==> flow/design.v <==
`timescale 1ns / 1ps
module catTrap(Clk, Reset, Down_b, hCount, vCount, rgb, bright, Block_col, Block_row);
	input	Clk, Reset, Down_b;
	input [7:0] Block_col, Block_row;
	reg btn_flag;
	integer i, j;
	reg [6:0] state;
	input [9:0] hCount, vCount;
	reg [83:0] board_map;    
	output reg [11:0] rgb;
	input bright;
	reg [1:0] cat_flag;
	reg [2:0] block_col;
  reg [2:0] block_row;
	reg [2:0] cat_col;
	reg [2:0] cat_row;
	localparam
		START =    7'b1000000,
		PLAY =   7'b0100000,
		GAMEOVER =   7'b0010000,
		GAMEWIN =  7'b0001000,
	WHITE = 12'b1111_1111_1111;
	parameter GRAY = 12'b1010_1010_1010;
	parameter BLACK = 12'b0000_0000_0000;
	parameter RED = 12'b1111_0000_0000;
	parameter ORANGE = 12'b1111_1000_0000;
	parameter GREEN = 12'b0000_1111_0000;
	wire [11:0] color [0:3];
	wire inbound;
	wire box00, box01, box02, box03, box04, box05, box06;
	wire box10, box11, box12, box13, box14, box15, box16;
	wire box20, box21, box22, box23, box24, box25, box26;
	wire box30, box31, box32, box33, box34, box35, box36;
	wire box40, box41, box42, box43, box44, box45, box46;
	wire box50, box51, box52, box53, box54, box55, box56;
	assign color[0] = WHITE;
	assign color[1] = GRAY;
	assign color[2] = ORANGE;
	assign color[3] = BLACK;
	always@ (*)
	begin
    	if(~bright )	 
			rgb = BLACK;
		else if (inbound)
		begin
			if(box00)
				rgb = color[board_map[70 +: 2]];
			else if (box01)
				rgb = color[board_map[72 +: 2]];
			else if (box02)
				rgb = color[board_map[74 +: 2]];
			else if (box03)
				rgb = color[board_map[76 +: 2]];
			else if (box04)
				rgb = color[board_map[78 +: 2]];
			else if (box05)
				rgb = color[board_map[80 +: 2]];
			else if (box06)
				rgb = color[board_map[82 +: 2]];
			else if (box10)
				rgb = color[board_map[56 +: 2]];
			else if (box11)
				rgb = color[board_map[58 +: 2]];
			else if (box12)
				rgb = color[board_map[60 +: 2]];
			else if (box13)
				rgb = color[board_map[62 +: 2]];
			else if (box14)
				rgb = color[board_map[64 +: 2]];
			else if (box15)
				rgb = color[board_map[66 +: 2]];
			else if (box16)
				rgb = color[board_map[68 +: 2]];
			else if (box20)
				rgb = color[board_map[42 +: 2]];
			else if (box21)
				rgb = color[board_map[44 +: 2]];
			else if (box22)
				rgb = color[board_map[46 +: 2]];
			else if (box23)
				rgb = color[board_map[48 +: 2]];
			else if (box24)
				rgb = color[board_map[50 +: 2]];
			else if (box25)
				rgb = color[board_map[52 +: 2]];
			else if (box26)
				rgb = color[board_map[54 +: 2]];
			else if (box30)
				rgb = color[board_map[28 +: 2]];
			else if (box31)
				rgb = color[board_map[30 +: 2]];
			else if (box32)
				rgb = color[board_map[32 +: 2]];
			else if (box33)
				rgb = color[board_map[34 +: 2]];
			else if (box34)
				rgb = color[board_map[36 +: 2]];
			else if (box35)
				rgb = color[board_map[38 +: 2]];
			else if (box36)
				rgb = color[board_map[40 +: 2]];
			else if (box40)
				rgb = color[board_map[14 +: 2]];
			else if (box41)
				rgb = color[board_map[16 +: 2]];
			else if (box42)
				rgb = color[board_map[18 +: 2]];
			else if (box43)
				rgb = color[board_map[20 +: 2]];
			else if (box44)
				rgb = color[board_map[22 +: 2]];
			else if (box45)
				rgb = color[board_map[24 +: 2]];
			else if (box46)
				rgb = color[board_map[26 +: 2]];
			else if (box50)
				rgb = color[board_map[0 +: 2]];
			else if (box51)
				rgb = color[board_map[2 +: 2]];
			else if (box52)
				rgb = color[board_map[4 +: 2]];
			else if (box53)
				rgb = color[board_map[6 +: 2]];
			else if (box54)
				rgb = color[board_map[8 +: 2]];
			else if (box55)
				rgb = color[board_map[10 +: 2]];
			else if (box56)
				rgb = color[board_map[12 +: 2]];
			else
				rgb = 12'b0000_0111_1111;
		end
		else
		begin
			if (state == GAMEOVER)
				rgb = RED;
			else if (state == GAMEWIN)
				rgb = GREEN;
			else if (state == START)
			     rgb = ORANGE;
			else
				rgb = 12'b1010_1111_1111;
	     end
	end
	assign inbound = ((hCount >= 190)&&(hCount <= 550)&&(vCount >= 140)&&(vCount <= 450));
	assign box00 = ((hCount >= 200)&&(hCount <= 250)&&(vCount >= 150)&&(vCount <= 200));
	assign box01 = ((hCount >= 250)&&(hCount <= 300)&&(vCount >= 150)&&(vCount <= 200));
	assign box02 = ((hCount >= 300)&&(hCount <= 350)&&(vCount >= 150)&&(vCount <= 200));
	assign box03 = ((hCount >= 350)&&(hCount <= 400)&&(vCount >= 150)&&(vCount <= 200));
	assign box04 = ((hCount >= 400)&&(hCount <= 450)&&(vCount >= 150)&&(vCount <= 200));
	assign box05 = ((hCount >= 450)&&(hCount <= 500)&&(vCount >= 150)&&(vCount <= 200));
	assign box06 = ((hCount >= 500)&&(hCount <= 550)&&(vCount >= 150)&&(vCount <= 200));
	assign box10 = ((hCount >= 200)&&(hCount <= 250)&&(vCount >= 200)&&(vCount <= 250));
	assign box11 = ((hCount >= 250)&&(hCount <= 300)&&(vCount >= 200)&&(vCount <= 250));
	assign box12 = ((hCount >= 300)&&(hCount <= 350)&&(vCount >= 200)&&(vCount <= 250));
	assign box13 = ((hCount >= 350)&&(hCount <= 400)&&(vCount >= 200)&&(vCount <= 250));
	assign box14 = ((hCount >= 400)&&(hCount <= 450)&&(vCount >= 200)&&(vCount <= 250));
	assign box15 = ((hCount >= 450)&&(hCount <= 500)&&(vCount >= 200)&&(vCount <= 250));
	assign box16 = ((hCount >= 500)&&(hCount <= 550)&&(vCount >= 200)&&(vCount <= 250));
	assign box20 = ((hCount >= 200)&&(hCount <= 250)&&(vCount >= 250)&&(vCount <= 300));
	assign box21 = ((hCount >= 250)&&(hCount <= 300)&&(vCount >= 250)&&(vCount <= 300));
	assign box22 = ((hCount >= 300)&&(hCount <= 350)&&(vCount >= 250)&&(vCount <= 300));
	assign box23 = ((hCount >= 350)&&(hCount <= 400)&&(vCount >= 250)&&(vCount <= 300));
	assign box24 = ((hCount >= 400)&&(hCount <= 450)&&(vCount >= 250)&&(vCount <= 300));
	assign box25 = ((hCount >= 450)&&(hCount <= 500)&&(vCount >= 250)&&(vCount <= 300));
	assign box26 = ((hCount >= 500)&&(hCount <= 550)&&(vCount >= 250)&&(vCount <= 300));
	assign box30 = ((hCount >= 200)&&(hCount <= 250)&&(vCount >= 300)&&(vCount <= 350));
	assign box31 = ((hCount >= 250)&&(hCount <= 300)&&(vCount >= 300)&&(vCount <= 350));
	assign box32 = ((hCount >= 300)&&(hCount <= 350)&&(vCount >= 300)&&(vCount <= 350));
	assign box33 = ((hCount >= 350)&&(hCount <= 400)&&(vCount >= 300)&&(vCount <= 350));
	assign box34 = ((hCount >= 400)&&(hCount <= 450)&&(vCount >= 300)&&(vCount <= 350));
	assign box35 = ((hCount >= 450)&&(hCount <= 500)&&(vCount >= 300)&&(vCount <= 350));
	assign box36 = ((hCount >= 500)&&(hCount <= 550)&&(vCount >= 300)&&(vCount <= 350));
	assign box40 = ((hCount >= 200)&&(hCount <= 250)&&(vCount >= 350)&&(vCount <= 400));
	assign box41 = ((hCount >= 250)&&(hCount <= 300)&&(vCount >= 350)&&(vCount <= 400));
	assign box42 = ((hCount >= 300)&&(hCount <= 350)&&(vCount >= 350)&&(vCount <= 400));
	assign box43 = ((hCount >= 350)&&(hCount <= 400)&&(vCount >= 350)&&(vCount <= 400));
	assign box44 = ((hCount >= 400)&&(hCount <= 450)&&(vCount >= 350)&&(vCount <= 400));
	assign box45 = ((hCount >= 450)&&(hCount <= 500)&&(vCount >= 350)&&(vCount <= 400));
	assign box46 = ((hCount >= 500)&&(hCount <= 550)&&(vCount >= 350)&&(vCount <= 400));
	assign box50 = ((hCount >= 200)&&(hCount <= 250)&&(vCount >= 400)&&(vCount <= 450));
	assign box51 = ((hCount >= 250)&&(hCount <= 300)&&(vCount >= 400)&&(vCount <= 450));
	assign box52 = ((hCount >= 300)&&(hCount <= 350)&&(vCount >= 400)&&(vCount <= 450));
	assign box53 = ((hCount >= 350)&&(hCount <= 400)&&(vCount >= 400)&&(vCount <= 450));
	assign box54 = ((hCount >= 400)&&(hCount <= 450)&&(vCount >= 400)&&(vCount <= 450));
	assign box55 = ((hCount >= 450)&&(hCount <= 500)&&(vCount >= 400)&&(vCount <= 450));
	assign box56 = ((hCount >= 500)&&(hCount <= 550)&&(vCount >= 400)&&(vCount <= 450));
	reg [83:0] next_map;
	reg [6:0] next_state;
	reg [2:0] next_cat_col;
	reg [2:0] next_cat_row;
	always @ (*)
	begin
		next_state = state;
		next_cat_col = cat_col;
		next_cat_row = cat_row;
		block_row = 3'b000;
		block_col = 3'b000;
		cat_flag = 1;
		for (i = 0; i < 6; i = i + 1)
			for (j = 0; j < 7; j = j + 1)
				next_map[2*((i)*7+(j)) +: 2] = board_map[2*((i)*7+(j)) +: 2];
			case(state)
				START:
				begin
						if (Down_b)
							begin
								 next_state = PLAY;
							end
				end
				PLAY:
				begin
	        if (Down_b)
	            begin
	            case(Block_row)
	               8'b00000000: block_row = 3'b000;
	               8'b00000001: block_row = 3'b001;
	               8'b00000010: block_row = 3'b010;
	               8'b00000100: block_row = 3'b011;
	               8'b00001000: block_row = 3'b100;
	               8'b00010000: block_row = 3'b101;
	               8'b00100000: block_row = 3'b110;
	               8'b01000000: block_row = 3'b111;
	               default: block_row = 3'b000;
	              endcase
	              case(Block_col)
	               8'b00000000: block_col = 3'b000;
	               8'b00000001: block_col = 3'b001;
	               8'b00000010: block_col = 3'b010;
	               8'b00000100: block_col = 3'b011;
	               8'b00001000: block_col = 3'b100;
	               8'b00010000: block_col = 3'b101;
	               8'b00100000: block_col = 3'b110;
	               8'b01000000: block_col = 3'b111;
	               default: block_col = 3'b000;
	              endcase
                    if ((block_row <= 3'd5)&&(block_col <= 3'd6))
                      next_map[2*((block_row)*7+(block_col)) +: 2] = 3;
                    cat_flag = 1;
                    if ((next_map[2*((next_cat_row+1)*7+(next_cat_col)) +: 2] != 3)&&(cat_flag==1))
                      begin
                        next_map[2*((next_cat_row+1)*7+(next_cat_col)) +: 2] = 2;
                        next_map[2*((next_cat_row)*7+(next_cat_col)) +: 2] = 0;
                        next_cat_row = next_cat_row + 1;
                        cat_flag = 0;
                      end
                    else if ((next_map[2*((next_cat_row)*7+(next_cat_col+1)) +: 2] != 3)&&(cat_flag==1))
                      begin
                        next_map[2*((next_cat_row)*7+(next_cat_col+1)) +: 2] = 2;
                        next_map[2*((next_cat_row)*7+(next_cat_col)) +: 2] = 0;
                        next_cat_col = next_cat_col + 1;
                        cat_flag = 0;
                      end
                    else if ((next_map[2*((next_cat_row-1)*7+(next_cat_col)) +: 2] != 3)&&(cat_flag==1))
                      begin
                        next_map[2*((next_cat_row-1)*7+(next_cat_col)) +: 2] = 2;
                        next_map[2*((next_cat_row)*7+(next_cat_col)) +: 2] = 0;
                        next_cat_row = next_cat_row - 1;
                        cat_flag = 0;
                      end
                    else if ((next_map[2*((next_cat_row)*7+(next_cat_col-1)) +: 2] != 3)&&(cat_flag==1))
                      begin
                        next_map[2*((next_cat_row)*7+(next_cat_col-1)) +: 2] = 2;
                        next_map[2*((next_cat_row)*7+(next_cat_col)) +: 2] = 0;
                        next_cat_col = next_cat_col - 1;
                        cat_flag = 0;
                      end
                    else
                      next_state = GAMEWIN;
	            end
								 if ((next_cat_row > 4)||(next_cat_col > 5)||(next_cat_col < 1)||(next_cat_row < 1))
									 next_state = GAMEOVER;
	           end
				GAMEOVER:
				begin
	      end
				GAMEWIN:
				begin
	      end
				default: ;
		  endcase
	end
	always @ (posedge Clk, posedge Reset)
	begin
		if(Reset)
		begin
			state <= START;
			cat_col <= 3'd3;
			cat_row <= 3'd3;
			for (i = 0; i < 6; i = i + 1)
				for (j = 0; j < 7; j = j + 1)
					board_map[2*((i)*7+(j)) +: 2] <= ((i + j) % 2 == 1) ? 2'd1 : 2'd0;
			board_map[48 +: 2] <= 2;  
		end
		else
		begin
			state <= next_state;
			cat_col <= next_cat_col;
			cat_row <= next_cat_row;
			for (i = 0; i < 6; i = i + 1)
				for (j = 0; j < 7; j = j + 1)
					board_map[2*((i)*7+(j)) +: 2] <= next_map[2*((i)*7+(j)) +: 2];
	   end 
    end
endmodule
==> reports on catTrap <==
From RTL to reports: catTrap
Each step is given for the RTL above and for the edited RTL.
"before" refers to lines of the RTL above, "after" to lines of the edited file.
"change": "after" minus "before" as printed here.
{"block": "setup", "top": "catTrap", "clk_port": "Clk", "cell_library": "sky130hd", "pvt_corner": "tt_025C_1v80"}

Diff
Unified diff, file above to edited file.
The edited RTL no longer does the same as the RTL above: the edit was made by script, with no optimisation intended.
begin of diff
@@ -240,5 +240,5 @@
                     if ((next_map[2*((next_cat_row+1)*7+(next_cat_col)) +: 2] != 3)&&(cat_flag==1))
                       begin
-                        next_map[2*((next_cat_row+1)*7+(next_cat_col)) +: 2] = 2;
+                        next_map[2*(((next_cat_row+1)&7)+(next_cat_col)) +: 2] = 2;
                         next_map[2*((next_cat_row)*7+(next_cat_col)) +: 2] = 0;
                         next_cat_row = next_cat_row + 1;
end of diff

After elaboration
Counts by Yosys on the flattened word-level netlist (proc, flatten, opt, wreduce; memories kept). Register bits leave out memories and registers merged into their read ports (data or address). Print and check cells are left out.
{"block": "word_totals", "element": "register_bits", "before": 97, "after": 97, "change": 0}
{"block": "word_totals", "element": "latchBits", "before": 0, "after": 0, "change": 0}
{"block": "word_totals", "element": "ram_bits", "before": 0, "after": 0, "change": 0}
{"block": "word_totals", "element": "romBits", "before": 0, "after": 0, "change": 0}
{"block": "word_totals", "element": "clocked_rd_ports_x_width", "before": 0, "after": 0, "change": 0}
{"block": "word_totals", "element": "mem_count", "before": 0, "after": 0, "change": 0}
{"block": "word_totals", "element": "in_bits", "before": 40, "after": 40, "change": 0}
{"block": "word_totals", "element": "out_inout_bits", "before": 12, "after": 12, "change": 0}
{"block": "op_classes", "element": "addsub", "before": 10, "after": 11, "change": 1}
{"block": "op_classes", "element": "n_mul", "before": 4, "after": 4, "change": 0}
{"block": "op_classes", "element": "n_div", "before": 0, "after": 0, "change": 0}
{"block": "op_classes", "element": "cmp", "before": 34, "after": 34, "change": 0}
{"block": "op_classes", "element": "eq_ne", "before": 400, "after": 400, "change": 0}
{"block": "op_classes", "element": "n_shift", "before": 4, "after": 4, "change": 0}
{"block": "op_classes", "element": "muxes", "before": 499, "after": 499, "change": 0}
{"block": "op_classes", "element": "logic", "before": 0, "after": 0, "change": 0}
{"block": "op_classes", "element": "n_reduce_logical", "before": 149, "after": 149, "change": 0}
{"block": "ops", "operator": "31-bit by 5-bit == test with 1-bit output (second input constant)", "before": 64, "after": 48, "change": -16}
{"block": "ops", "operator": "4-bit by 5-bit == test with 1-bit output (second input constant)", "before": 0, "after": 16, "change": 16}
{"block": "ops", "operator": "31-bit by 6-bit == test with 1-bit output (second input constant)", "before": 40, "after": 30, "change": -10}
{"block": "ops", "operator": "4-bit by 6-bit == test with 1-bit output (second input constant)", "before": 0, "after": 10, "change": 10}
{"block": "ops", "operator": "31-bit by 4-bit == test with 1-bit output (second input constant)", "before": 32, "after": 24, "change": -8}
{"block": "ops", "operator": "4-bit == test (second input constant)", "before": 0, "after": 8, "change": 8}
{"block": "ops", "operator": "31-bit by 3-bit == test with 1-bit output (second input constant)", "before": 16, "after": 12, "change": -4}
{"block": "ops", "operator": "4-bit by 3-bit == test with 1-bit output (second input constant)", "before": 0, "after": 4, "change": 4}
{"block": "ops", "operator": "31-bit by 2-bit == test with 1-bit output (second input constant)", "before": 8, "after": 6, "change": -2}
{"block": "ops", "operator": "4-bit by 2-bit == test with 1-bit output (second input constant)", "before": 0, "after": 2, "change": 2}
{"block": "ops", "operator": "31-bit by 1-bit == test with 1-bit output (second input constant)", "before": 4, "after": 3, "change": -1}
{"block": "ops", "operator": "3-bit by 3-bit adder with 4-bit output", "before": 0, "after": 1, "change": 1}
{"block": "ops", "operator": "4-bit by 1-bit == test with 1-bit output (second input constant)", "before": 0, "after": 1, "change": 1}
{"block": "ops", "operator": "2-bit two-way mux", "before": 378, "after": 378, "change": 0}
{"block": "ops", "operator": "1-bit logical AND", "before": 95, "after": 95, "change": 0}
{"block": "ops", "operator": "2-bit == test (second input constant)", "before": 84, "after": 84, "change": 0}
{"block": "ops", "operator": "12-bit two-way mux", "before": 46, "after": 46, "change": 0}
{"block": "ops", "operator": "2-bit by 1-bit == test with 1-bit output (second input constant)", "before": 42, "after": 42, "change": 0}
{"block": "ops", "operator": "2-bit logical NOT", "before": 42, "after": 42, "change": 0}
{"block": "ops", "operator": "12-bit case mux with 4-bit select", "before": 42, "after": 42, "change": 0}
{"block": "ops", "operator": "7-bit by 5-bit == test with 1-bit output (second input constant)", "before": 33, "after": 33, "change": 0}
{"block": "ops", "operator": "7-bit by 6-bit == test with 1-bit output (second input constant)", "before": 21, "after": 21, "change": 0}
{"block": "ops", "operator": "7-bit by 4-bit == test with 1-bit output (second input constant)", "before": 17, "after": 17, "change": 0}
{"block": "ops", "operator": "3-bit two-way mux", "before": 15, "after": 15, "change": 0}
{"block": "ops", "operator": "10-bit by 9-bit <= comparator with 1-bit output (second input constant)", "before": 9, "after": 9, "change": 0}
{"block": "ops", "operator": "7-bit by 3-bit == test with 1-bit output (second input constant)", "before": 8, "after": 8, "change": 0}
{"block": "ops", "operator": "10-bit by 9-bit >= comparator with 1-bit output (second input constant)", "before": 8, "after": 8, "change": 0}
{"block": "ops", "operator": "10-bit by 8-bit >= comparator with 1-bit output (second input constant)", "before": 7, "after": 7, "change": 0}
Not every row of either side is listed.

Longest topological paths
Depth = most cells in a row (Yosys ltp): at word level without a register or memory, in the mapped netlist without a sequential cell, where the memories' decode and read muxes count.
{"block": "logic_depth", "element": "depth_word", "before": 48, "after": 48, "change": 0}
{"block": "logic_depth", "element": "ABC_AREA", "before": "0", "after": "0"}
{"block": "logic_depth", "element": "depth_mapped", "before": 30, "after": 28, "change": -2}
{"block": "logic_depth", "element": "ltp_nobuf", "before": 26, "after": 25, "change": -1}

Netlist
Source: synth_stat.txt of the flow (Yosys; design flattened, memories mapped). It holds for the ABC_AREA given above (unset counts as 0); a run with the other value may have another netlist.
{"block": "synth_totals", "element": "stdcells", "before": 2524, "after": 2333, "change": -191}
{"block": "synth_totals", "element": "area_um2", "before": 16608.4, "after": 15823.9, "change": -784.5}
{"block": "synth_totals", "element": "seq_area_um2", "before": 2386.0, "after": 2386.0, "change": 0.0}
{"block": "synth_totals", "element": "ff_cells", "before": 94, "after": 94, "change": 0}
{"block": "synth_totals", "element": "n_buf", "before": 188, "after": 160, "change": -28}
{"block": "types", "type": "sky130_fd_sc_hd__nand2_1", "before": 340, "after": 282, "change": -58}
{"block": "types", "type": "sky130_fd_sc_hd__o21ai_0", "before": 199, "after": 142, "change": -57}
{"block": "types", "type": "sky130_fd_sc_hd__a21oi_1", "before": 309, "after": 264, "change": -45}
{"block": "types", "type": "sky130_fd_sc_hd__nand3_1", "before": 116, "after": 86, "change": -30}
{"block": "types", "type": "sky130_fd_sc_hd__o211ai_1", "before": 45, "after": 25, "change": -20}
{"block": "types", "type": "sky130_fd_sc_hd__clkbuf_1", "before": 120, "after": 102, "change": -18}
{"block": "types", "type": "sky130_fd_sc_hd__nand4_1", "before": 31, "after": 16, "change": -15}
{"block": "types", "type": "sky130_fd_sc_hd__a21oi_2", "before": 1, "after": 14, "change": 13}
{"block": "types", "type": "sky130_fd_sc_hd__nor2_1", "before": 254, "after": 265, "change": 11}
{"block": "types", "type": "sky130_fd_sc_hd__o22ai_1", "before": 20, "after": 31, "change": 11}
{"block": "types", "type": "sky130_fd_sc_hd__buf_1", "before": 25, "after": 15, "change": -10}
{"block": "types", "type": "sky130_fd_sc_hd__or3_1", "before": 19, "after": 28, "change": 9}
{"block": "types", "type": "sky130_fd_sc_hd__nor3_1", "before": 95, "after": 103, "change": 8}
{"block": "types", "type": "sky130_fd_sc_hd__a22oi_1", "before": 17, "after": 9, "change": -8}
{"block": "types", "type": "sky130_fd_sc_hd__a221o_1", "before": 12, "after": 4, "change": -8}
{"block": "types", "type": "sky130_fd_sc_hd__o32ai_1", "before": 5, "after": 13, "change": 8}
{"block": "types", "type": "sky130_fd_sc_hd__a31oi_1", "before": 81, "after": 74, "change": -7}
{"block": "types", "type": "sky130_fd_sc_hd__a211oi_1", "before": 46, "after": 39, "change": -7}
Not every row of either side is listed.

Path before layout
Source: OpenSTA report_checks on the synthesized netlist (no wires, ideal clock, input and output delay 20% of the period each), path of least setup slack; recovery checks are left aside. Register names are those of the netlist, which keeps one name where synthesis merged equal registers.
{"block": "synth_path", "element": "path_kind", "before": "in2reg", "after": "in2reg"}
{"block": "synth_path", "element": "startpoint", "before": "in Block_row[6]", "after": "in Block_row[1]"}
{"block": "synth_path", "element": "endpoint", "before": "reg board_map[71]", "after": "reg board_map[69]"}
{"block": "synth_path", "element": "tclk_ns", "before": 10.0, "after": 10.0, "change": 0.0}
{"block": "synth_path", "element": "setup_ns", "before": 0.130, "after": 0.137, "change": 0.007}
{"block": "synth_path", "element": "t_first_pin_ns", "before": 2.000, "after": 2.000, "change": 0.000}
{"block": "synth_path", "element": "arrival_ns", "before": 8.222, "after": 7.625, "change": -0.597}
{"block": "synth_path", "element": "setup_slack_ns", "before": 1.648, "after": 2.238, "change": 0.590}
{"block": "synth_path", "element": "path_delay_ns", "before": 6.352, "after": 5.762, "change": -0.590}
{"block": "synth_path", "element": "stages", "before": 25, "after": 24, "change": -1}
{"block": "synth_path", "element": "period_less_setup_slack_ns", "before": 8.352, "after": 7.762, "change": -0.590}
"path_delay_ns" = arrival - input delay + setup time.
"stages": output pins that drive a net of the path, with the launching flip-flop's if there is one; two outputs of one cell count as two.
"period_less_setup_slack_ns" = period - worst setup slack (recovery checks aside). The figure is calculated, with input and output delays left at 20% of the set period.
The rows between start and end are the longest chain of elaborated cells between them; the timing report does not say that the signal goes this way. Where chains are equally long, one stands for them.
A line is the first line of the expression or statement that the cell stems from. Yosys adds cells for indexed reads and writes and turns some case tables into memories.
{"block": "synth_between_before", "path_cell_list": "sky130_fd_sc_hd__buf_2 -> sky130_fd_sc_hd__nor4b_1 -> sky130_fd_sc_hd__a211oi_2 -> sky130_fd_sc_hd__nor4_1 -> sky130_fd_sc_hd__inv_1 -> sky130_fd_sc_hd__fa_1 -> sky130_fd_sc_hd__fa_1 -> sky130_fd_sc_hd__fa_1 -> sky130_fd_sc_hd__nand2b_1 -> sky130_fd_sc_hd__o2bb2ai_1 -> sky130_fd_sc_hd__xor2_1 -> sky130_fd_sc_hd__buf_2 -> sky130_fd_sc_hd__nand3_2 -> sky130_fd_sc_hd__o31ai_1 -> sky130_fd_sc_hd__mux2i_1 -> sky130_fd_sc_hd__o2111a_1 -> sky130_fd_sc_hd__o41ai_1 -> sky130_fd_sc_hd__and3_1 -> sky130_fd_sc_hd__buf_2 -> sky130_fd_sc_hd__nand2_1 -> sky130_fd_sc_hd__buf_2 -> sky130_fd_sc_hd__clkbuf_1 -> sky130_fd_sc_hd__a211o_1 -> sky130_fd_sc_hd__a31oi_1 -> sky130_fd_sc_hd__o21ai_1", "elab_chain_len": 17, "cone_cells": 121, "lines_between": 17}
{"block": "synth_lines_before", "element": "start, declared", "line": 4, "text": "input [7:0] Block_col, Block_row;"}
{"block": "synth_lines_before", "element": "8-bit by 7-bit == test with 1-bit output", "line": 215, "text": "case(Block_row)"}
{"block": "synth_lines_before", "element": "3-bit case mux with 7-bit select", "line": 215}
{"block": "synth_lines_before", "element": "3-bit two-way mux", "line": 213, "text": "if (Down_b)"}
{"block": "synth_lines_before", "element": "3-bit two-way mux", "line": 203, "text": "case(state)"}
{"block": "synth_lines_before", "element": "3-bit by 3-bit multiplier with 6-bit output", "line": 238, "text": "next_map[2*((block_row)*7+(block_col)) +: 2] = 3;"}
{"block": "synth_lines_before", "element": "6-bit by 3-bit adder with 7-bit output", "line": 238}
{"block": "synth_lines_before", "element": "32-bit logical NOT", "line": 238}
{"block": "synth_lines_before", "element": "(+3 left out)"}
{"block": "synth_lines_before", "element": "84-bit two-way mux", "line": 203}
{"block": "synth_lines_before", "element": "84-bit by 32-bit indexed select with 2-bit output", "line": 261, "text": "else if ((next_map[2*((next_cat_row)*7+(next_cat_col-1)) +: 2] != 3)&&(cat_flag==1))"}
{"block": "synth_lines_before", "element": "2-bit != test", "line": 261}
{"block": "synth_lines_before", "element": "84-bit two-way mux", "line": 261}
{"block": "synth_lines_before", "element": "84-bit two-way mux", "line": 254, "text": "else if ((next_map[2*((next_cat_row-1)*7+(next_cat_col)) +: 2] != 3)&&(cat_flag==1))"}
{"block": "synth_lines_before", "element": "84-bit two-way mux", "line": 247, "text": "else if ((next_map[2*((next_cat_row)*7+(next_cat_col+1)) +: 2] != 3)&&(cat_flag==1))"}
{"block": "synth_lines_before", "element": "84-bit two-way mux", "line": 240, "text": "if ((next_map[2*((next_cat_row+1)*7+(next_cat_col)) +: 2] != 3)&&(cat_flag==1))"}
{"block": "synth_lines_before", "element": "end, assigned", "line": 292, "text": "board_map[2*((i)*7+(j)) +: 2] <= ((i + j) % 2 == 1) ? 2'd1 : 2'd0;"}
{"block": "synth_lines_before", "element": "end, assigned", "line": 302, "text": "board_map[2*((i)*7+(j)) +: 2] <= next_map[2*((i)*7+(j)) +: 2];"}
{"block": "synth_lines_before", "element": "end, declared", "line": 9, "text": "reg [83:0] board_map;"}
{"block": "synth_between_after", "path_cell_list": "sky130_fd_sc_hd__inv_1 -> sky130_fd_sc_hd__or4_1 -> sky130_fd_sc_hd__a211o_1 -> sky130_fd_sc_hd__inv_1 -> sky130_fd_sc_hd__fa_1 -> sky130_fd_sc_hd__fa_1 -> sky130_fd_sc_hd__fa_1 -> sky130_fd_sc_hd__xnor2_2 -> sky130_fd_sc_hd__o211ai_1 -> sky130_fd_sc_hd__or3_1 -> sky130_fd_sc_hd__a211oi_1 -> sky130_fd_sc_hd__o41ai_1 -> sky130_fd_sc_hd__a2111oi_0 -> sky130_fd_sc_hd__and3_1 -> sky130_fd_sc_hd__a41oi_1 -> sky130_fd_sc_hd__and2_1 -> sky130_fd_sc_hd__buf_2 -> sky130_fd_sc_hd__or2_1 -> sky130_fd_sc_hd__buf_2 -> sky130_fd_sc_hd__buf_6 -> sky130_fd_sc_hd__nor2_1 -> sky130_fd_sc_hd__nor2_1 -> sky130_fd_sc_hd__o32ai_1 -> sky130_fd_sc_hd__a21oi_1", "elab_chain_len": 17, "cone_cells": 121, "lines_between": 17}
{"block": "synth_lines_after", "element": "start, declared", "line": 4, "text": "input [7:0] Block_col, Block_row;"}
{"block": "synth_lines_after", "element": "8-bit by 7-bit == test with 1-bit output", "line": 215, "text": "case(Block_row)"}
{"block": "synth_lines_after", "element": "3-bit case mux with 7-bit select", "line": 215}
{"block": "synth_lines_after", "element": "3-bit two-way mux", "line": 213, "text": "if (Down_b)"}
{"block": "synth_lines_after", "element": "3-bit two-way mux", "line": 203, "text": "case(state)"}
{"block": "synth_lines_after", "element": "3-bit by 3-bit multiplier with 6-bit output", "line": 238, "text": "next_map[2*((block_row)*7+(block_col)) +: 2] = 3;"}
{"block": "synth_lines_after", "element": "6-bit by 3-bit adder with 7-bit output", "line": 238}
{"block": "synth_lines_after", "element": "32-bit logical NOT", "line": 238}
{"block": "synth_lines_after", "element": "(+3 left out)"}
{"block": "synth_lines_after", "element": "84-bit two-way mux", "line": 203}
{"block": "synth_lines_after", "element": "84-bit by 32-bit indexed select with 2-bit output", "line": 261, "text": "else if ((next_map[2*((next_cat_row)*7+(next_cat_col-1)) +: 2] != 3)&&(cat_flag==1))"}
{"block": "synth_lines_after", "element": "2-bit != test", "line": 261}
{"block": "synth_lines_after", "element": "84-bit two-way mux", "line": 261}
{"block": "synth_lines_after", "element": "84-bit two-way mux", "line": 254, "text": "else if ((next_map[2*((next_cat_row-1)*7+(next_cat_col)) +: 2] != 3)&&(cat_flag==1))"}
{"block": "synth_lines_after", "element": "84-bit two-way mux", "line": 247, "text": "else if ((next_map[2*((next_cat_row)*7+(next_cat_col+1)) +: 2] != 3)&&(cat_flag==1))"}
{"block": "synth_lines_after", "element": "84-bit two-way mux", "line": 240, "text": "if ((next_map[2*((next_cat_row+1)*7+(next_cat_col)) +: 2] != 3)&&(cat_flag==1))"}
{"block": "synth_lines_after", "element": "end, assigned", "line": 292, "text": "board_map[2*((i)*7+(j)) +: 2] <= ((i + j) % 2 == 1) ? 2'd1 : 2'd0;"}
{"block": "synth_lines_after", "element": "end, assigned", "line": 302, "text": "board_map[2*((i)*7+(j)) +: 2] <= next_map[2*((i)*7+(j)) +: 2];"}
{"block": "synth_lines_after", "element": "end, declared", "line": 9, "text": "reg [83:0] board_map;"}

Worst path after layout
From the final timing report of the runs of pair 1: the path of least setup slack in the routed layout; clock arrival at registers is part of the times.
{"block": "layout_path", "element": "path_kind", "before": "in2reg", "after": "in2reg"}
{"block": "layout_path", "element": "startpoint", "before": "in Block_row[6]", "after": "in Block_row[1]"}
{"block": "layout_path", "element": "endpoint", "before": "reg board_map[42]", "after": "reg board_map[22]"}
{"block": "layout_path", "element": "tclk_ns", "before": 9.63, "after": 9.63, "change": 0.00}
{"block": "layout_path", "element": "setup_ns", "before": 0.07, "after": 0.10, "change": 0.03}
{"block": "layout_path", "element": "t_first_pin_ns", "before": 1.93, "after": 1.93, "change": 0.00}
{"block": "layout_path", "element": "arrival_ns", "before": 9.49, "after": 9.47, "change": -0.02}
{"block": "layout_path", "element": "setup_slack_ns", "before": 0.46, "after": 0.45, "change": -0.01}
{"block": "layout_path", "element": "stages", "before": 25, "after": 27, "change": 2}
The rows between start and end are the longest chain of elaborated cells between them; the timing report does not say that the signal goes this way. Where chains are equally long, one stands for them.
{"block": "layout_between_before", "path_cell_list": "sky130_fd_sc_hd__clkdlybuf4s50_1 -> sky130_fd_sc_hd__nor4b_1 -> sky130_fd_sc_hd__a211oi_2 -> sky130_fd_sc_hd__nor4_1 -> sky130_fd_sc_hd__inv_1 -> sky130_fd_sc_hd__fa_1 -> sky130_fd_sc_hd__fa_1 -> sky130_fd_sc_hd__inv_1 -> sky130_fd_sc_hd__ha_1 -> sky130_fd_sc_hd__a21o_1 -> sky130_fd_sc_hd__a21oi_2 -> sky130_fd_sc_hd__xnor2_1 -> sky130_fd_sc_hd__a2111oi_4 -> sky130_fd_sc_hd__buf_4 -> sky130_fd_sc_hd__buf_4 -> sky130_fd_sc_hd__a21oi_1 -> sky130_fd_sc_hd__a311oi_1 -> sky130_fd_sc_hd__o211ai_1 -> sky130_fd_sc_hd__a221o_1 -> sky130_fd_sc_hd__and4bb_2 -> sky130_fd_sc_hd__buf_4 -> sky130_fd_sc_hd__nor2_2 -> sky130_fd_sc_hd__nor2_1 -> sky130_fd_sc_hd__buf_4 -> sky130_fd_sc_hd__o22ai_1", "elab_chain_len": 17, "cone_cells": 121, "lines_between": 17}
{"block": "layout_lines_before", "element": "start, declared", "line": 4, "text": "input [7:0] Block_col, Block_row;"}
{"block": "layout_lines_before", "element": "8-bit by 7-bit == test with 1-bit output", "line": 215, "text": "case(Block_row)"}
{"block": "layout_lines_before", "element": "3-bit case mux with 7-bit select", "line": 215}
{"block": "layout_lines_before", "element": "3-bit two-way mux", "line": 213, "text": "if (Down_b)"}
{"block": "layout_lines_before", "element": "3-bit two-way mux", "line": 203, "text": "case(state)"}
{"block": "layout_lines_before", "element": "3-bit by 3-bit multiplier with 6-bit output", "line": 238, "text": "next_map[2*((block_row)*7+(block_col)) +: 2] = 3;"}
{"block": "layout_lines_before", "element": "6-bit by 3-bit adder with 7-bit output", "line": 238}
{"block": "layout_lines_before", "element": "32-bit logical NOT", "line": 238}
{"block": "layout_lines_before", "element": "(+3 left out)"}
{"block": "layout_lines_before", "element": "84-bit two-way mux", "line": 203}
{"block": "layout_lines_before", "element": "84-bit by 32-bit indexed select with 2-bit output", "line": 261, "text": "else if ((next_map[2*((next_cat_row)*7+(next_cat_col-1)) +: 2] != 3)&&(cat_flag==1))"}
{"block": "layout_lines_before", "element": "2-bit != test", "line": 261}
{"block": "layout_lines_before", "element": "84-bit two-way mux", "line": 261}
{"block": "layout_lines_before", "element": "84-bit two-way mux", "line": 254, "text": "else if ((next_map[2*((next_cat_row-1)*7+(next_cat_col)) +: 2] != 3)&&(cat_flag==1))"}
{"block": "layout_lines_before", "element": "84-bit two-way mux", "line": 247, "text": "else if ((next_map[2*((next_cat_row)*7+(next_cat_col+1)) +: 2] != 3)&&(cat_flag==1))"}
{"block": "layout_lines_before", "element": "84-bit two-way mux", "line": 240, "text": "if ((next_map[2*((next_cat_row+1)*7+(next_cat_col)) +: 2] != 3)&&(cat_flag==1))"}
{"block": "layout_lines_before", "element": "end, assigned", "line": 292, "text": "board_map[2*((i)*7+(j)) +: 2] <= ((i + j) % 2 == 1) ? 2'd1 : 2'd0;"}
{"block": "layout_lines_before", "element": "end, assigned", "line": 302, "text": "board_map[2*((i)*7+(j)) +: 2] <= next_map[2*((i)*7+(j)) +: 2];"}
{"block": "layout_lines_before", "element": "end, declared", "line": 9, "text": "reg [83:0] board_map;"}
{"block": "layout_between_after", "path_cell_list": "sky130_fd_sc_hd__clkdlybuf4s50_1 -> sky130_fd_sc_hd__inv_1 -> sky130_fd_sc_hd__or4_1 -> sky130_fd_sc_hd__a211o_1 -> sky130_fd_sc_hd__inv_1 -> sky130_fd_sc_hd__fa_1 -> sky130_fd_sc_hd__fa_1 -> sky130_fd_sc_hd__inv_1 -> sky130_fd_sc_hd__ha_1 -> sky130_fd_sc_hd__a21o_1 -> sky130_fd_sc_hd__a21oi_2 -> sky130_fd_sc_hd__a21o_1 -> sky130_fd_sc_hd__nand2_1 -> sky130_fd_sc_hd__buf_4 -> sky130_fd_sc_hd__a31oi_1 -> sky130_fd_sc_hd__a31oi_1 -> sky130_fd_sc_hd__buf_4 -> sky130_fd_sc_hd__mux4_2 -> sky130_fd_sc_hd__nand3_1 -> sky130_fd_sc_hd__nand4_1 -> sky130_fd_sc_hd__nand2_1 -> sky130_fd_sc_hd__buf_12 -> sky130_fd_sc_hd__buf_4 -> sky130_fd_sc_hd__nand3_1 -> sky130_fd_sc_hd__a32o_1 -> sky130_fd_sc_hd__o21ai_0 -> sky130_fd_sc_hd__a21oi_1", "elab_chain_len": 17, "cone_cells": 121, "lines_between": 17}
{"block": "layout_lines_after", "element": "start, declared", "line": 4, "text": "input [7:0] Block_col, Block_row;"}
{"block": "layout_lines_after", "element": "8-bit by 7-bit == test with 1-bit output", "line": 215, "text": "case(Block_row)"}
{"block": "layout_lines_after", "element": "3-bit case mux with 7-bit select", "line": 215}
{"block": "layout_lines_after", "element": "3-bit two-way mux", "line": 213, "text": "if (Down_b)"}
{"block": "layout_lines_after", "element": "3-bit two-way mux", "line": 203, "text": "case(state)"}
{"block": "layout_lines_after", "element": "3-bit by 3-bit multiplier with 6-bit output", "line": 238, "text": "next_map[2*((block_row)*7+(block_col)) +: 2] = 3;"}
{"block": "layout_lines_after", "element": "6-bit by 3-bit adder with 7-bit output", "line": 238}
{"block": "layout_lines_after", "element": "32-bit logical NOT", "line": 238}
{"block": "layout_lines_after", "element": "(+3 left out)"}
{"block": "layout_lines_after", "element": "84-bit two-way mux", "line": 203}
{"block": "layout_lines_after", "element": "84-bit by 32-bit indexed select with 2-bit output", "line": 261, "text": "else if ((next_map[2*((next_cat_row)*7+(next_cat_col-1)) +: 2] != 3)&&(cat_flag==1))"}
{"block": "layout_lines_after", "element": "2-bit != test", "line": 261}
{"block": "layout_lines_after", "element": "84-bit two-way mux", "line": 261}
{"block": "layout_lines_after", "element": "84-bit two-way mux", "line": 254, "text": "else if ((next_map[2*((next_cat_row-1)*7+(next_cat_col)) +: 2] != 3)&&(cat_flag==1))"}
{"block": "layout_lines_after", "element": "84-bit two-way mux", "line": 247, "text": "else if ((next_map[2*((next_cat_row)*7+(next_cat_col+1)) +: 2] != 3)&&(cat_flag==1))"}
{"block": "layout_lines_after", "element": "84-bit two-way mux", "line": 240, "text": "if ((next_map[2*((next_cat_row+1)*7+(next_cat_col)) +: 2] != 3)&&(cat_flag==1))"}
{"block": "layout_lines_after", "element": "end, assigned", "line": 292, "text": "board_map[2*((i)*7+(j)) +: 2] <= ((i + j) % 2 == 1) ? 2'd1 : 2'd0;"}
{"block": "layout_lines_after", "element": "end, assigned", "line": 302, "text": "board_map[2*((i)*7+(j)) +: 2] <= next_map[2*((i)*7+(j)) +: 2];"}
{"block": "layout_lines_after", "element": "end, declared", "line": 9, "text": "reg [83:0] board_map;"}

Flow runs
Both versions went through the flow (Yosys, OpenROAD) with the same settings in each pair. Constraints: input delay and output delay 20% of the set period each, output load 0.01 pF.
{"block": "settings_pair_1", "CORE_UTILIZATION": 30, "period_ns": 9.63, "CAP_MARGIN": 20, "CORE_MARGIN": 2, "SLEW_MARGIN": 20}
{"block": "measured_pair_1", "element": "synth_area_um2", "before": 16608.4, "after": 15823.9, "change": -784.5}
{"block": "measured_pair_1", "element": "total_die_area_um2", "before": 57259.7, "after": 54599.3, "change": -2660.4}
{"block": "measured_pair_1", "element": "stdcell_area_um2", "before": 18459.0, "after": 17840.9, "change": -618.1}
{"block": "measured_pair_1", "element": "util_frac", "before": 0.336, "after": 0.341, "change": 0.005}
{"block": "measured_pair_1", "element": "setup_ws_ns", "before": 0.462, "after": 0.448, "change": -0.014}
{"block": "measured_pair_1", "element": "timing.setup.tns_ns", "before": 0.000, "after": 0.000, "change": 0.000}
{"block": "measured_pair_1", "element": "ws_hold_ns", "before": 0.523, "after": 0.554, "change": 0.031}
{"block": "measured_pair_1", "element": "total_power_uw", "before": 1502, "after": 956.9, "change": -545.1}
{"block": "measured_pair_1", "element": "clock_period_reached_ns", "before": 9.168, "after": 9.182, "change": 0.014}
{"block": "settings_pair_2", "ABC_AREA": 1, "CORE_ASPECT_RATIO": 0.72, "CORE_UTILIZATION": 28, "CTS_CLUSTER_SIZE": 62, "GPL_ROUTABILITY_DRIVEN": 1, "MAX_ROUTING_LAYER": "met5", "MIN_ROUTING_LAYER": "met1", "PLACE_DENSITY_LB_ADDON": 0.21, "SETUP_SLACK_MARGIN": 0.45, "SLEW_MARGIN": 30, "TNS_END_PERCENT": 55, "period_ns": 10.8, "CAP_MARGIN": 20, "CORE_MARGIN": 2}
{"block": "measured_pair_2", "element": "synth_area_um2", "before": 17377.9, "after": 16684.8, "change": -693.1}
{"block": "measured_pair_2", "element": "total_die_area_um2", "before": 64100.1, "after": 61583.5, "change": -2516.6}
{"block": "measured_pair_2", "element": "stdcell_area_um2", "before": 20533.4, "after": 19565.0, "change": -968.4}
{"block": "measured_pair_2", "element": "util_frac", "before": 0.335, "after": 0.334, "change": -0.001}
{"block": "measured_pair_2", "element": "setup_ws_ns", "before": 0.606, "after": 0.804, "change": 0.198}
{"block": "measured_pair_2", "element": "timing.setup.tns_ns", "before": 0.000, "after": 0.000, "change": 0.000}
{"block": "measured_pair_2", "element": "ws_hold_ns", "before": 0.509, "after": 0.520, "change": 0.011}
{"block": "measured_pair_2", "element": "clock_period_reached_ns", "before": 10.194, "after": 9.996, "change": -0.198}
"clock_period_reached_ns" is the run's clock period less its worst setup slack. It is reckoned from that one timing run; input and output delays stay at 20% of the period that was set.
By "total_power_uw" is meant OpenSTA's value without simulated activity: inputs other than the clock are taken to toggle once in ten clock periods, and the tool carries that through the logic.
